==> flow/design.v <==
`timescale 1ns / 1ps
module debouncer(
   clk,       
   btn_in,
   btn_out
   );
   input clk;       
   input btn_in;
   output btn_out;
   reg r1, r2, r3;
   always @(posedge clk) begin
       r1 <= btn_in;
       r2 <= r1;
       r3 <= r2;
   end
   assign btn_out = r3;
endmodule
`timescale 1ns / 1ps
module clk5Hz(
    CLK,											 
    RST,											 
    CLKOUT										 
    );
	input CLK;
	input RST;
	output CLKOUT;
	reg CLKOUT;
	parameter cntEndVal = 24'h989680;
	reg [23:0] clkCount;
	always @(posedge CLK) begin
			if(RST == 1'b1) begin
					CLKOUT <= 1'b0;
					clkCount <= 24'h000000;
			end
			else begin
					if(clkCount == cntEndVal) begin
							CLKOUT <= ~CLKOUT;
							clkCount <= 24'h000000;
					end
					else begin
							clkCount <= clkCount + 1'b1;
					end
			end
	end
endmodule
`timescale 1ns / 1ps
module clk66kHZ(
        CLK,											 
    RST,											 
    CLKOUT,										 
    RISE,										 
    FALL										 
    );
	input CLK;
	input RST;
	output CLKOUT;
	output RISE;
	output FALL;
	reg CLKOUT;
	parameter cntEndVal = 10'b1011101110;
	reg [9:0] clkCount;
	assign RISE = ~RST & (clkCount == cntEndVal) & ~CLKOUT;
	assign FALL = ~RST & (clkCount == cntEndVal) & CLKOUT;
	always @(posedge CLK) begin
			if(RST == 1'b1) begin
					CLKOUT <= 1'b0;
					clkCount <= 10'b0000000000;
			end
			else begin
					if(clkCount == cntEndVal) begin
							CLKOUT <= ~CLKOUT;
							clkCount <= 10'b0000000000;
					end
					else begin
							clkCount <= clkCount + 1'b1;
					end
			end
	end
endmodule
`timescale 1ns / 1ps
module spiCtrl(
        CLK,
        EN,
        RST,
        sndRec,
        BUSY,
        DIN,
        RxData,
        SS,
        getByte,
        sndData,
        DOUT
    );
			input CLK;						 
			input EN;						 
			input RST;						 
			input sndRec;					 
			input BUSY;						 
			input [7:0] DIN;				 
			input [7:0] RxData;			 
			output SS;						 
			output getByte;				 
			output [7:0] sndData;		 
			output [39:0] DOUT;			 
			reg SS;
			reg getByte;
			reg [7:0] sndData;
			reg [39:0] DOUT;
			parameter [2:0] Idle = 3'd0,
								 Init = 3'd1,
								 Wait = 3'd2,
								 Check = 3'd3,
								 Done = 3'd4;
			reg [2:0] pState;
			reg [2:0] byteCnt;					 
			parameter byteEndVal = 3'd5;				 
			reg [39:0] tmpSR;		 
	always @(posedge CLK) begin
			if(RST == 1'b1) begin
					SS <= 1'b1;
					getByte <= 1'b0;
					sndData <= 8'h00;
					tmpSR <= 40'h0000000000;
					DOUT <= 40'h0000000000;
					byteCnt <= 3'd0;
					pState <= Idle;
			end
			else if(EN == 1'b1) begin
					case(pState)
								Idle : begin
										SS <= 1'b1;								 
										getByte <= 1'b0;						 
										sndData <= 8'h00;						 
										tmpSR <= 40'h0000000000;			 
										DOUT <= DOUT;							 
										byteCnt <= 3'd0;						 
										if(sndRec == 1'b1) begin
											pState <= Init;
										end
										else begin
											pState <= Idle;
										end
								end
								Init : begin
										SS <= 1'b0;								 
										getByte <= 1'b1;						 
										sndData <= DIN;						 
										tmpSR <= tmpSR;						 
										DOUT <= DOUT;							 
										if(BUSY == 1'b1) begin
												pState <= Wait;
												byteCnt <= byteCnt + 1'b1;	 
										end
										else begin
												pState <= Init;
										end
								end
								Wait : begin
										SS <= 1'b0;								 
										getByte <= 1'b0;						 
										sndData <= sndData;					 
										tmpSR <= tmpSR;						 
										DOUT <= DOUT;							 
										byteCnt <= byteCnt;					 
										if(BUSY == 1'b0) begin
												pState <= Check;
										end
										else begin
												pState <= Wait;
										end
								end
								Check : begin
										SS <= 1'b0;								 
										getByte <= 1'b0;						 
										sndData <= sndData;					 
										tmpSR <= {tmpSR[31:0], RxData};	 
										DOUT <= DOUT;							 
										byteCnt <= byteCnt;					 
										if(byteCnt == 3'd5) begin
												pState <= Done;
										end
										else begin
												pState <= Init;
										end
								end
								Done : begin
										SS <= 1'b1;							 
										getByte <= 1'b0;					 
										sndData <= 8'h00;					 
										tmpSR <= tmpSR;					 
										DOUT[39:0] <= tmpSR[39:0];		 
										byteCnt <= byteCnt;				 
										if(sndRec == 1'b0) begin
												pState <= Idle;
										end
										else begin
												pState <= Done;
										end
								end
								default : pState <= Idle;
						endcase
			end
	end
endmodule
`timescale 1ns / 1ps
module SPImode0(
    CLK,
    SCLKIN,
    RISE,
    FALL,
    RST,
    sndRec,
    DIN,
    MISO,
    MOSI,
    SCLK,
    BUSY,
    DOUT
    );
        input CLK;                         
        input SCLKIN;                      
        input RISE;                        
        input FALL;                        
        input RST;                         
        input sndRec;                     
        input [7:0] DIN;                 
        input MISO;                         
        output MOSI;                     
        output SCLK;                     
        output BUSY;                     
        output [7:0] DOUT;             
        wire MOSI;
        wire SCLK;
        wire [7:0] DOUT;
        reg BUSY;
        parameter [1:0] Idle = 2'd0,
                             Init = 2'd1,
                             RxTx = 2'd2,
                             Done = 2'd3;
        reg [4:0] bitCount;                             
        reg [7:0] rSR;                         
        reg [7:0] wSR;                         
        reg [1:0] pState;                     
        reg CE;                                         
        assign SCLK = (CE == 1'b1) ? SCLKIN : 1'b0;
        assign MOSI = wSR[7];
        assign DOUT = rSR;
        always @(posedge CLK) begin
                if(RST == 1'b1) begin
                        wSR <= 8'h00;
                end
                else if(FALL == 1'b1) begin
                        case(pState)
                                Idle : begin
                                        wSR <= DIN;
                                end
                                Init : begin
                                        wSR <= wSR;
                                end
                                RxTx : begin
                                        if(CE == 1'b1) begin
                                                wSR <= {wSR[6:0], 1'b0};
                                        end
                                end
                                Done : begin
                                        wSR <= wSR;
                                end
                        endcase
                end
        end
        always @(posedge CLK) begin
                if(RST == 1'b1) begin
                        rSR <= 8'h00;
                end
                else if(RISE == 1'b1) begin
                        case(pState)
                                Idle : begin
                                        rSR <= rSR;
                                end
                                Init : begin
                                        rSR <= rSR;
                                end
                                RxTx : begin
                                        if(CE == 1'b1) begin
                                                rSR <= {rSR[6:0], MISO};
                                        end
                                end
                                Done : begin
                                        rSR <= rSR;
                                end
                        endcase
                end
        end
        always @(posedge CLK) begin
                if(RST == 1'b1) begin
                        CE <= 1'b0;                 
                        BUSY <= 1'b0;             
                        bitCount <= 4'h0;         
                        pState <= Idle;         
                end
                else if(FALL == 1'b1) begin
                        case (pState)
                            Idle : begin
                                    CE <= 1'b0;                 
                                    BUSY <= 1'b0;             
                                    bitCount <= 4'd0;         
                                    if(sndRec == 1'b1) begin
                                        pState <= Init;
                                    end
                                    else begin
                                        pState <= Idle;
                                    end
                            end
                            Init : begin
                                    BUSY <= 1'b1;             
                                    bitCount <= 4'h0;         
                                    CE <= 1'b0;                 
                                    pState <= RxTx;         
                            end
                            RxTx : begin
                                    BUSY <= 1'b1;                         
                                    bitCount <= bitCount + 1'b1;     
                                    if(bitCount >= 4'd8) begin
                                            CE <= 1'b0;
                                    end
                                    else begin
                                            CE <= 1'b1;
                                    end
                                    if(bitCount == 4'd8) begin
                                            pState <= Done;
                                    end
                                    else begin
                                            pState <= RxTx;
                                    end
                            end
                            Done : begin
                                    CE <= 1'b0;             
                                    BUSY <= 1'b1;         
                                    bitCount <= 4'd0;     
                                    pState <= Idle;
                            end
                            default : pState <= Idle;
                        endcase
                end
        end
endmodule
`timescale 1ns / 1ps
module PmodJSTK(
        CLK,
			RST,
			sndRec,
			DIN,
			MISO,
			SS,
			SCLK,
			MOSI,
			DOUT
    );
			input CLK;						 
			input RST;						 
			input sndRec;					 
			input [7:0] DIN;				 
			input MISO;						 
			output SS;						 
			output SCLK;					 
			output MOSI;					 
			output [39:0] DOUT;			 
			wire SS;
			wire SCLK;
			wire MOSI;
			wire [39:0] DOUT;
			wire getByte;									 
			wire [7:0] sndData;							 
			wire [7:0] RxData;							 
			wire BUSY;										 
			wire iSCLK_rise;								 
			wire iSCLK_fall;								 
			wire iSCLK;										 
			spiCtrl SPI_Ctrl(
					.CLK(CLK),
					.EN(iSCLK_fall),
					.RST(RST),
					.sndRec(sndRec),
					.BUSY(BUSY),
					.DIN(DIN),
					.RxData(RxData),
					.SS(SS),
					.getByte(getByte),
					.sndData(sndData),
					.DOUT(DOUT)
			);
			SPImode0 SPI_Int(
					.CLK(CLK),
					.SCLKIN(iSCLK),
					.RISE(iSCLK_rise),
					.FALL(iSCLK_fall),
					.RST(RST),
					.sndRec(getByte),
					.DIN(sndData),
					.MISO(MISO),
					.MOSI(MOSI),
					.SCLK(SCLK),
					.BUSY(BUSY),
					.DOUT(RxData)
			);
			clk66kHZ SerialClock(
					.CLK(CLK),
					.RST(RST),
					.CLKOUT(iSCLK),
					.RISE(iSCLK_rise),
					.FALL(iSCLK_fall)
			);
endmodule
`timescale 1ns / 1ps
module VGAdriver(
    input clk,    
    input reset,         
    output video_on,     
    output hsync,        
    output vsync,        
    output p_tick,       
    output [9:0] x,      
    output [9:0] y       
    );
    parameter HD = 640;              
    parameter HF = 48;               
    parameter HB = 16;               
    parameter HR = 96;               
    parameter HMAX = HD+HF+HB+HR-1;  
    parameter VD = 480;              
    parameter VF = 10;               
    parameter VB = 33;               
    parameter VR = 2;                
    parameter VMAX = VD+VF+VB+VR-1;  
	reg  [1:0] r_25MHz;
	wire w_25MHz;
	always @(posedge clk)
		if(reset)
		  r_25MHz <= 0;
		else
		  r_25MHz <= r_25MHz + 1;
	assign w_25MHz = (r_25MHz == 0) ? 1 : 0;  
    reg [9:0] h_count_reg, h_count_next;
    reg [9:0] v_count_reg, v_count_next;
    reg v_sync_reg, h_sync_reg;
    wire v_sync_next, h_sync_next;
    always @(posedge clk)
        if(reset) begin
            v_count_reg <= 0;
            h_count_reg <= 0;
            v_sync_reg  <= 1'b0;
            h_sync_reg  <= 1'b0;
        end
        else begin
            v_count_reg <= v_count_next;
            h_count_reg <= h_count_next;
            v_sync_reg  <= v_sync_next;
            h_sync_reg  <= h_sync_next;
        end
    always @(posedge clk)                            
        if(reset)
            h_count_next <= 0;
        else if(w_25MHz)
            if(h_count_reg == HMAX)                  
                h_count_next <= 0;
            else
                h_count_next <= h_count_reg + 1;         
    always @(posedge clk)
        if(reset)
            v_count_next <= 0;
        else if(w_25MHz)
            if(h_count_reg == HMAX)                  
                if((v_count_reg == VMAX))            
                    v_count_next <= 0;
                else
                    v_count_next <= v_count_reg + 1;
    assign h_sync_next = (h_count_reg >= (HD+HB) && h_count_reg <= (HD+HB+HR-1));
    assign v_sync_next = (v_count_reg >= (VD+VB) && v_count_reg <= (VD+VB+VR-1));
    assign video_on = (h_count_reg < HD) && (v_count_reg < VD);  
    assign hsync  = h_sync_reg;
    assign vsync  = v_sync_reg;
    assign x      = h_count_reg;
    assign y      = v_count_reg;
    assign p_tick = w_25MHz;
endmodule
`timescale 1ns / 1ps
`timescale 1ns / 1ps
module pixelGenerator(
    clk, reset, up, down, video_on, x, y, switch, posdata, score, pause,
    rgb
    );
    input clk;  
    input reset;    
    input up;
    input down;
    input video_on;
    input [9:0] x;
    input [9:0] y;
    input [9:0] posdata;
    input switch;
    input pause;
    output reg score;
    output reg [11:0] rgb;
        parameter X_MAX = 639;
        parameter Y_MAX = 479;
        wire refresh_tick;
        assign refresh_tick = ((y == 481) && (x == 0)) ? 1 : 0;  
        parameter X_WALL_L = 32;    
        parameter X_WALL_R = 39;     
        parameter X_PAD_L = 600;
        parameter X_PAD_R = 603;     
        wire [9:0] y_pad_t, y_pad_b;
        parameter PAD_HEIGHT = 72;   
        reg [9:0] y_pad_reg, y_pad_next;
        parameter PAD_VELOCITY = 3;      
        parameter BALL_SIZE = 8;
        wire [9:0] x_ball_l, x_ball_r;
        wire [9:0] y_ball_t, y_ball_b;
        reg [9:0] y_ball_reg, x_ball_reg;
        wire [9:0] y_ball_next, x_ball_next;
        reg [9:0] x_delta_reg, x_delta_next;
        reg [9:0] y_delta_reg, y_delta_next;
        parameter BALL_VELOCITY_POS = 2;
        parameter BALL_VELOCITY_NEG = -2;
        wire [2:0] rom_addr, rom_col;    
        reg [7:0] rom_data;              
        wire rom_bit;                    
        always @(posedge clk)
            if(reset) begin
                y_pad_reg <= 0;
                x_ball_reg <= 10'd320;           
                y_ball_reg <= 10'd240;
                x_delta_reg <= 10'h002;
                y_delta_reg <= 10'h002;
            end else if(pause) begin
                y_pad_reg <= y_pad_reg;
                x_ball_reg <= x_ball_reg;
                y_ball_reg <= y_ball_reg;
                x_delta_reg <= x_delta_reg;
                y_delta_reg <= y_delta_reg;
            end else begin
                y_pad_reg <= y_pad_next;
                x_ball_reg <= x_ball_next;
                y_ball_reg <= y_ball_next;
                x_delta_reg <= x_delta_next;
                y_delta_reg <= y_delta_next;
            end
        always @*
            case(rom_addr)
                3'b000 :    rom_data = 8'b00111100;  
                3'b001 :    rom_data = 8'b01111110;  
                3'b010 :    rom_data = 8'b11111111;  
                3'b011 :    rom_data = 8'b11111111;  
                3'b100 :    rom_data = 8'b11111111;  
                3'b101 :    rom_data = 8'b11111111;  
                3'b110 :    rom_data = 8'b01111110;  
                3'b111 :    rom_data = 8'b00111100;  
            endcase
        wire wall_on, pad_on, sq_ball_on, ball_on;
        wire [11:0] wall_rgb, pad_rgb, ball_rgb, bg_rgb;
        assign wall_on = ((X_WALL_L <= x) && (x <= X_WALL_R)) ? 1 : 0;
        assign wall_rgb = 12'hAAA;       
        assign pad_rgb = 12'hAAA;        
        assign ball_rgb = 12'hFFF;       
        assign bg_rgb = 12'h111;        
        assign y_pad_t = y_pad_reg;                              
        assign y_pad_b = y_pad_t + PAD_HEIGHT - 1;               
        assign pad_on = (X_PAD_L <= x) && (x <= X_PAD_R) &&      
                        (y_pad_t <= y) && (y <= y_pad_b);
                always @* begin
                    if(switch == 1) begin
                    y_pad_next = y_pad_reg;      
                    if(refresh_tick)
                        if(up & (y_pad_t > PAD_VELOCITY))
                            y_pad_next = y_pad_reg - PAD_VELOCITY;
                        else if(down & (y_pad_b < (Y_MAX - PAD_VELOCITY))) 
                           y_pad_next = y_pad_reg + PAD_VELOCITY;
                    end else begin
                        y_pad_next = y_pad_reg;      
                        if(refresh_tick)
                            if((posdata > 10'd530) & (y_pad_t > PAD_VELOCITY))
                                y_pad_next = y_pad_reg - PAD_VELOCITY; 
                            else if((posdata < 10'd500) & (y_pad_b < (Y_MAX - PAD_VELOCITY)))
                                y_pad_next = y_pad_reg + PAD_VELOCITY;
                    end
                end
                assign x_ball_l = x_ball_reg;
                assign y_ball_t = y_ball_reg;
                assign x_ball_r = x_ball_l + BALL_SIZE - 1;
                assign y_ball_b = y_ball_t + BALL_SIZE - 1;
                assign sq_ball_on = (x_ball_l <= x) && (x <= x_ball_r) &&
                                    (y_ball_t <= y) && (y <= y_ball_b);
                assign rom_addr = y[2:0] - y_ball_t[2:0];    
                assign rom_col = x[2:0] - x_ball_l[2:0];     
                assign rom_bit = rom_data[rom_col];          
                assign ball_on = sq_ball_on & rom_bit;       
                assign x_ball_next = (refresh_tick) ? x_ball_reg + x_delta_reg : x_ball_reg;
                assign y_ball_next = (refresh_tick) ? y_ball_reg + y_delta_reg : y_ball_reg;    
                always @* begin
                    score = 1'b0;
                    x_delta_next = x_delta_reg;
                    y_delta_next = y_delta_reg;
                    if(y_ball_t < 1)                                             
                        y_delta_next = BALL_VELOCITY_POS;                        
                    else if(y_ball_b > Y_MAX)                                    
                        y_delta_next = BALL_VELOCITY_NEG;                        
                    else if(x_ball_l <= X_WALL_R)                                
                        x_delta_next = BALL_VELOCITY_POS;                        
                    else if((X_PAD_L <= x_ball_r) && (x_ball_r <= X_PAD_R) &&
                            (y_pad_t <= y_ball_b) && (y_ball_t <= y_pad_b)) begin     
                        x_delta_next = BALL_VELOCITY_NEG;                        
                        score = 1'b1;
                        end
                end  
                always @*
                    if(~video_on)
                        rgb = 12'h000;       
                    else
                        if(wall_on)
                            rgb = wall_rgb;      
                        else if(pad_on)
                            rgb = pad_rgb;       
                        else if(ball_on)
                            rgb = ball_rgb;      
                        else
                            rgb = bg_rgb;        
            endmodule
`timescale 1ns / 1ps
module scorecounter(
   input clk,
   input reset,
   input d_inc, d_clr,
   output [3:0] dig0, dig1, dig2, dig3
   );
   reg [3:0] r_dig0, r_dig1, r_dig2, r_dig3;
   reg d_inc_q;      
   always @(posedge clk)
       if(reset)
           d_inc_q <= 1'b0;
       else
           d_inc_q <= d_inc;
   always @(posedge clk)
       if(reset) begin
           r_dig3 <= 0;
           r_dig2 <= 0;
           r_dig1 <= 0;
           r_dig0 <= 0;
       end else begin
            if(d_inc & ~d_inc_q) begin
                if (r_dig0 == 9 && r_dig1 == 9) begin
                            r_dig0 <= 0;
                            r_dig1 <= 0;
                            if (r_dig2 == 9 && r_dig3 == 9) begin
                                r_dig2 <= 4'b0;
                                r_dig3 <= 4'b0;
                            end
                            else if (r_dig2 == 9) begin
                                r_dig2 <= 4'b0;
                                r_dig3 <= r_dig3 + 4'b1;
                            end
                            else begin
                                r_dig2 <= r_dig2 + 4'b1;
                            end
                        end
                        else if (r_dig0 == 9) begin
                            r_dig0 <= 4'b0;
                            r_dig1 <= r_dig1 + 4'b1;
                        end
                        else begin
                            r_dig0 <= r_dig0 + 4'b1;
                        end
                    end 
            end
   assign dig0 = r_dig0;
   assign dig1 = r_dig1;
   assign dig2 = r_dig2;
   assign dig3 = r_dig3;
endmodule
`timescale 1ns / 1ps
module sevenSeg(
		CLK,
		RST,
		DIN1,
		DIN2,
		DIN3,
        DIN4,
		AN,
		SEG
   );
			input CLK;						 
			input RST;						 
			input [3:0] DIN1;				 
			input [3:0] DIN2;				 
			input [3:0] DIN3;				 
			input [3:0] DIN4;				 
			output [3:0] AN;				 
			output [6:0] SEG;				 
			reg [3:0] AN;
			reg [6:0] SEG;
			parameter cntEndVal = 16'hC350;
			reg [15:0] clkCount;
			reg DCLK;
			reg [1:0] CNT;
			wire [15:0] bcdData1;
			wire [15:0] bcdData2;
			reg [3:0] muxData;
			always @(*) begin
					if(RST == 1'b1) begin
							muxData = 4'b0000;
					end
					else begin
							case (CNT)
									2'b00 : muxData = DIN1;
									2'b01 : muxData = DIN2;
									2'b10 : muxData = DIN3;
									2'b11 : muxData = DIN4;
							endcase
					end
			end
			always @(posedge CLK) begin
					if(RST == 1'b1) begin
							SEG <= 7'b1000000;
					end
					else if(DCLK == 1'b1) begin
							case (muxData)
									4'h0 : SEG <= 7'b1000000;   
									4'h1 : SEG <= 7'b1111001;   
									4'h2 : SEG <= 7'b0100100;   
									4'h3 : SEG <= 7'b0110000;   
									4'h4 : SEG <= 7'b0011001;   
									4'h5 : SEG <= 7'b0010010;   
									4'h6 : SEG <= 7'b0000010;   
									4'h7 : SEG <= 7'b1111000;   
									4'h8 : SEG <= 7'b0000000;   
									4'h9 : SEG <= 7'b0010000;   
									default : SEG <= 7'b1111111;
							endcase
					end
			end
			always @(posedge CLK) begin
					if(RST == 1'b1) begin
							AN <= 4'b0000;
					end
					else if(DCLK == 1'b1) begin
							case (CNT)
									4'h0 : AN <= 4'b1110;   
									4'h1 : AN <= 4'b1101;   
									4'h2 : AN <= 4'b1011;   
									4'h3 : AN <= 4'b0111;   
									default : AN <= 4'b1111;
							endcase
					end
			end	
			always @(posedge CLK) begin
					if(RST == 1'b1)
							CNT <= 2'b00;
					else if(DCLK == 1'b1)
							CNT <= CNT + 1'b1;
			end
			always @(posedge CLK) begin
							if(RST == 1'b1) begin
									DCLK <= 1'b0;
									clkCount <= 16'h0000;
							end
							else if(clkCount == cntEndVal) begin
									DCLK <= 1'b1;
									clkCount <= 16'h0000;
							end
							else begin
									DCLK <= 1'b0;
									clkCount <= clkCount + 1'b1;
							end
			end
endmodule
`timescale 1ns / 1ps
module top(
        clk, reset, up, down, hsync, vsync, rgb, pmod_switch, pause_switch,
         MISO, SW, SS, MOSI, SCLK, LED, an, seg
    );
     input clk;
     input reset;
     input up;
     input down;
     input pmod_switch;
     input pause_switch;
     output hsync;
     output vsync;
     output [11:0] rgb;
     input MISO;					 
     input [2:0] SW;             
     output SS;                     
     output MOSI;                 
     output SCLK;                 
     output [2:0] LED;			 
     output [3:0] an;			 
     output [6:0] seg;             
     wire w_reset, w_up, w_down, w_vid_on, w_p_tick;
     wire [9:0] w_x, w_y;
     reg [11:0] rgb_reg;
     wire [11:0] rgb_next;
     wire SS;						 
     wire MOSI;                     
     wire SCLK;                     
     reg [2:0] LED;                 
     wire [3:0] an;                 
     wire [6:0] seg;             
     wire [7:0] sndData;
     wire sndRec;
     wire [39:0] jstkData;
     wire [9:0] posData;
     wire score;
     wire [3:0] dig0, dig1, dig2, dig3;
     reg d_inc, d_clr;
     PmodJSTK PmodJSTK_Int(
             .CLK(clk),
             .RST(reset),
             .sndRec(sndRec),
             .DIN(sndData),
             .MISO(MISO),
             .SS(SS),
             .SCLK(SCLK),
             .MOSI(MOSI),
             .DOUT(jstkData)
                 );
      clk5Hz genSndRec(
             .CLK(clk),
             .RST(reset),
             .CLKOUT(sndRec)
     );
      assign posData = {jstkData[25:24], jstkData[39:32]};
      assign sndData = {8'b100000, {SW[1], SW[2]}};
      always @(*) begin
              if(reset == 1'b1) begin
                      LED = 3'b000;
              end
              else begin
                      LED = {jstkData[1], {jstkData[2], jstkData[0]}};
              end
      end
     VGAdriver vga(.clk(clk), .reset(w_reset), .video_on(w_vid_on), .hsync(hsync), .vsync(vsync), .p_tick(w_p_tick), .x(w_x), .y(w_y));
     pixelGenerator pg(.clk(clk), .reset(w_reset), .up(w_up), .down(w_down),.video_on(w_vid_on), .x(w_x), .y(w_y), .switch(pmod_switch), .posdata(posData), .score(score), .pause(pause_switch), .rgb(rgb_next));
     debouncer btReset(.clk(clk), .btn_in(reset), .btn_out(w_reset));
     debouncer btnU(.clk(clk), .btn_in(up), .btn_out(w_up));
     debouncer btnD(.clk(clk), .btn_in(down), .btn_out(w_down));
     scorecounter gs(.clk(clk), .reset(reset), .d_inc(d_inc), .d_clr(d_clr), .dig0(dig0), .dig1(dig1), .dig2(dig2), .dig3(dig3));
     sevenSeg display(
                              .CLK(clk),
                              .RST(reset),
                              .DIN1(dig0),
                              .DIN2(dig1),
                              .DIN3(dig2),
                              .DIN4(dig3),
                              .AN(an),
                              .SEG(seg)
                      );
      always @(*) begin
            d_clr = 1'b0; 
            d_inc = 1'b0;
            if(score)
                d_inc = 1'b1;
      end                
     always @(posedge clk)
         if(w_p_tick)
             rgb_reg <= rgb_next;
     assign rgb = rgb_reg;
endmodule
From RTL to reports: top
Tool output for the design above, in the order of the flow.
Line numbers count from 1 in the design file above.
Operators carry their Yosys type and port widths (W data, S select, Z words).
Library cell names are shortened.
A cell with - has no value.

set-up
  top = top
  clock = clk
  library = sky130hd
  library corner = tt_025C_1v80

After elaboration
Source: Yosys, flattened and elaborated, memories not mapped. Widths are those after wreduce. Registers that Yosys merges into a memory's read port (data or address) are not register bits. Print and check cells do not count. Equal cells are merged and count once.
Yosys's memory passes give these memory sizes; they may raise the number of words (mostly to a power of two), join words into wider ones and drop unused or constant bits.

word-level totals
  memories kept = 2
  clocked read ports x word width = 7
  input port bits = 10
  bits in read-only memories = 144
  register bits = 312
  cells after elaboration = 263
  output and inout bits = 31

memory list
  memory           depth  bits a word  read ports  write ports  RTL line  text
  (no name shown)  16     7            1           0            725       case (muxData)
  (no name shown)  8      4            1           0            549       case(rom_addr)

cells by class
  add/subtract/negate cells = 25
  muxes and demuxes = 59
  magnitude comparators = 28
  reductions and logical operators = 57
  equality and inequality tests = 25
  shift-type cells = 1
  bitwise operators = 17

operator list
  cell                     number
  $mux W10                 13
  $le A10 B10 Y1           8
  $pmux W40 S2             1
  $le A10 B10 Y1 const B   4
  $mux W12                 3
  $mux W4                  9
  $pmux W8 S2              2
  $pmux W4 S4              2
  $add A10 B1 Y10 const B  3
  $sub A10 B1 Y10 const B  3
  $eq A10 B10 Y1 const B   3
  $lt A10 B9 Y1 const B    3
  $add A24 B1 Y24 const B  1
  $eq A24 B24 Y1 const B   1
  $add A10 B10 Y10         2
  $le A10 B10 Y1 const A   2
  $ge A10 B10 Y1 const B   2
  $add A10 B4 Y10 const B  2
  $le A10 B6 Y1 const B    2
  $reduce_and A2 Y1        10
  $reduce_bool A2 Y1       10
  $logic_and A1 B1 Y1      16
  $add A16 B1 Y16 const B  1
  $eq A16 B16 Y1 const B   1
  $add A4 B1 Y4 const B    4
  $eq A4 B4 Y1 const B     4
  $pmux W3 S5              1
  $mux W1                  15

Not listed: further kinds 42, cells in them 84.

Longest topological paths
Depth = most cells in a row (Yosys ltp): at word level without a register or memory, in the mapped netlist without a sequential cell, where the memories' decode and read muxes count.

depth
  word-level depth = 13
  ABC_AREA = 0
  mapped depth = 17
  mapped depth without buffers = 15

Synthesis result
The flow's flattened synthesis, as Yosys stat reports it; memories are mapped. The netlist is that of the ABC_AREA named above (0 if unset); the other value can give another one.
The area totals of this step are shown rounded.

synthesis totals
  flip-flops = 262
  cells in the netlist = 1613
  mapped area = 14000 um^2

cells by type
  type      number  total area (um^2)
  dfxtp_1   259     5.18E+03
  ha_1      118     1.48E+03
  nor2_1    204     765.734
  xnor2_1   62      543.021
  a21oi_1   98      490.47
  xor2_1    44      385.37
  nand2_1   99      371.606
  a22oi_1   46      345.331
  mux2i_1   33      330.317
  inv_1     80      300.288
  o21ai_0   60      300.288
  nand3_1   59      295.283
  nor2b_1   37      231.472
  clkbuf_1  52      195.187
  nand4_1   28      175.168
  nor3_1    35      175.168
  and3_1    21      131.376
  or3_1     21      131.376

Other cell types: 73; their cells: 257.
The figures by module come from a second, unflattened synthesis with its own total; it is not the netlist above.

second synthesis, totals
  cells (unflattened synthesis) = 1750
  area (unflattened synthesis) = 16000 um^2

Rows give one instance, submodules left out.

by module
  module           cells  area (um^2)  seq. area (um^2)  times used
  pixelGenerator   598    4600         600               1
  spiCtrl          353    3400         2000              1
  VGAdriver        178    1700         880               1
  sevenSeg         184    1700         600               1
  clk5Hz           137    1200         500               1
  SPImode0         118    1200         540               1
  (no name shown)  98     900          340               1
  clk66kHZ         58     530          220               1
  top              17     390          360               1
  debouncer        3      60           60                3
  PmodJSTK         0      0.0          0.0               1

Worst setup path after synthesis
Path of least setup slack by OpenSTA after synthesis, without wires, with an ideal clock, recovery checks aside; 20% of the period is set as input and as output delay. Where synthesis merged equal registers, the netlist keeps one of their names.

timing path after synthesis
  kind = input -> output
  from = input reset
  to = output LED[0]
  external output delay = 2000 ps
  stages = 4
  data required time = 8000 ps
  arrival time = 2773 ps
  delay of the path = 773 ps
  period = 10000 ps
  slack = 5227 ps
  input delay = 2000 ps
  buffers on the path = 3
  synthesis period reached = 4773 ps

"delay of the path" is the arrival time less input delay plus setup time.
At an output port there is no setup time.
"stages" counts driving pins, that of a launching flip-flop among them; a cell with two outputs on the path counts twice.
"synthesis period reached" is the clock period less the worst setup slack; recovery checks do not enter. This is arithmetic on one report: input and output delays are still those of the set period (20% each).
The rows between start and end are the longest chain of elaborated cells between them; the timing report does not say that the signal goes this way. Where chains are equally long, one stands for them.
Each line given opens the expression or statement behind the cell; cells for indexed reads and writes are added by Yosys, which also makes memories of some case tables.

between the ends, after synthesis
  path through = clkbuf_1 buf_4 clkbuf_1 nor2b_1
  cells in the longest elaborated chain = 1
  elaborated cells between the ends (all ways) = 1
  RTL lines with such cells = 1
  those cells by class = 1 x mux

ends and longest elaborated chain, after synthesis
  element          RTL line  text
  start, declared  781       input reset;
  $mux W3          833       if(reset == 1'b1) begin
  end, declared    794       output [2:0] LED;

Worst path after layout
Path of least setup slack in the final report of run 1 (OpenROAD, finished layout, wires in). Where an end is a register, its clock arrival counts in the times.
The report prints the path's times to 10 ps; the period is as set.

timing path post-layout
  kind = register -> register
  from = register pg.y_pad_reg[3]
  to = register gs.r_dig2[3]
  slack = 2490 ps
  data required time = 7460 ps
  period = 6970 ps
  arrival time = 4970 ps
  stages = 13
  setup time = 70 ps
  buffers on the path = 0

The rows between start and end are the longest chain of elaborated cells between them; the timing report does not say that the signal goes this way. Where chains are equally long, one stands for them.
A register here has more assigning lines than the two given.

between the ends, post-layout
  path through = dfxtp_1 and3_1 a21oi_1 xnor2_1 inv_1 ha_1 and4_1 a221oi_1 o221ai_2 a2111oi_4 o2111ai_2 or4_1 a21oi_1
  cells in the longest elaborated chain = 11
  elaborated cells between the ends (all ways) = 13
  RTL lines with such cells = 8
  those cells by class = 2 x add/sub; 2 x compare; 5 x mux; 1 x logic; 3 x reduce/logical

ends and longest elaborated chain, post-layout
  element              RTL line  text
  start, declared      514       reg [9:0] y_pad_reg, y_pad_next;
  start, assigned      536       y_pad_reg <= y_pad_reg;
  start, assigned      542       y_pad_reg <= y_pad_next;
  $add A10 B7 Y10      567       assign y_pad_b = y_pad_t + PAD_HEIGHT - 1;
  $sub A10 B1 Y10      567
  $le A10 B10 Y1       610       (y_pad_t <= y_ball_b) && (y_ball_t <= y_pad_b)) begin
  $logic_and A1 B1 Y1  609       else if((X_PAD_L <= x_ball_r) && (x_ball_r <= X_PAD_R) &&
  $mux W1              609
  $mux W1              607       else if(x_ball_l <= X_WALL_R)
  $mux W1              605       else if(y_ball_b > Y_MAX)
  $mux W1              603       if(y_ball_t < 1)
  $mux W1              859
  $and A1 B1 Y1        649       if(d_inc & ~d_inc_q) begin
  $reduce_and A2 Y1    -
  end, assigned        645       r_dig2 <= 0;
  end, assigned        662       r_dig2 <= r_dig2 + 4'b1;
  end, declared        635       reg [3:0] r_dig0, r_dig1, r_dig2, r_dig3;

## Implementation results

Module top, platform sky130hd: 5 stored runs of the flow (Yosys, OpenROAD) with differing settings, in no particular order. Input and output delays are each 20% of the period that was set; the output load is 0.01 pF.
"achieved clock period": clock period set for the run, less the worst setup slack. It is reckoned from that one timing run; input and output delays stay at 20% of the period that was set.
"time used up by the worst setup path" is the time allowed to the run's worst setup path (the clock period less input and output delay, where it has them) less its slack. Clock arrival times count: a late capture clock shortens it, a late launch clock lengthens it.
"total design power" is the tool's figure for a default switching activity; nothing was simulated.
"time used up by the worst setup path" is known to 10 ps.
Results are given in rounded form.
Among the settings, -- means not set for that run.
Among the results, -- means that no value is shown for the run.

setting or result                          run 1                 run 2  run 3                 run 4                 run 5
CELL_PAD_IN_SITES_GLOBAL_PLACEMENT         3                     --     --                    --                    0
CORE_ASPECT_RATIO                          1.03                  0.75   1.05                  --                    --
CORE_UTILIZATION                           42                    66     32                    40                    60
CTS_CLUSTER_SIZE                           92                    --     --                    --                    --
GPL_ROUTABILITY_DRIVEN                     1                     --     1                     --                    0
HOLD_SLACK_MARGIN                          0.12                  --     --                    --                    --
MAX_ROUTING_LAYER                          met4                  --     met4                  --                    --
MIN_ROUTING_LAYER                          met1                  --     met2                  --                    met2
TNS_END_PERCENT                            30                    --     --                    --                    --
period_ns                                  6.97                  3.01   3.0                   5.12                  4.15
CAP_MARGIN                                 20                    20     25                    20                    20
CORE_MARGIN                                2                     2      2                     2                     9
SLEW_MARGIN                                20                    10     20                    20                    20
CELL_PAD_IN_SITES_DETAIL_PLACEMENT         --                    2      0                     --                    1
GPL_TIMING_DRIVEN                          --                    0      --                    --                    0
PLACE_DENSITY                              --                    0.89   --                    --                    --
SETUP_SLACK_MARGIN                         --                    0.42   --                    --                    0.22
CTS_CLUSTER_DIAMETER                       --                    --     155                   --                    --
PLACE_DENSITY_LB_ADDON                     --                    --     0.09                  --                    0.15
ABC_AREA                                   --                    --     --                    --                    0
setup total negative slack (ps)            0                     --     -4900                 0                     --
utilization after routing                  0.48                  --     0.4                   0.45                  --
total design power (uW)                    3100                  --     7900                  4100                  --
worst hold slack (ps)                      330                   --     320                   320                   --
standard-cell area after layout (um^2)     16000                 --     17000                 16000                 --
worst setup slack after layout (ps)        2500                  --     -360                  710                   --
post-synthesis cell area (um^2)            14000                 --     14000                 14000                 --
full die area (um^2)                       35000                 --     45000                 37000                 --
achieved clock period (ps)                 4480                  --     3360                  4406                  --
time used up by the worst setup path (ps)  4480                  --     3360                  4410                  --
critical path type                         register -> register  --     register -> register  register -> register  --

Run 2: incomplete, placement halted on a tool error
Run 5: incomplete, routing halted on GRT-0116
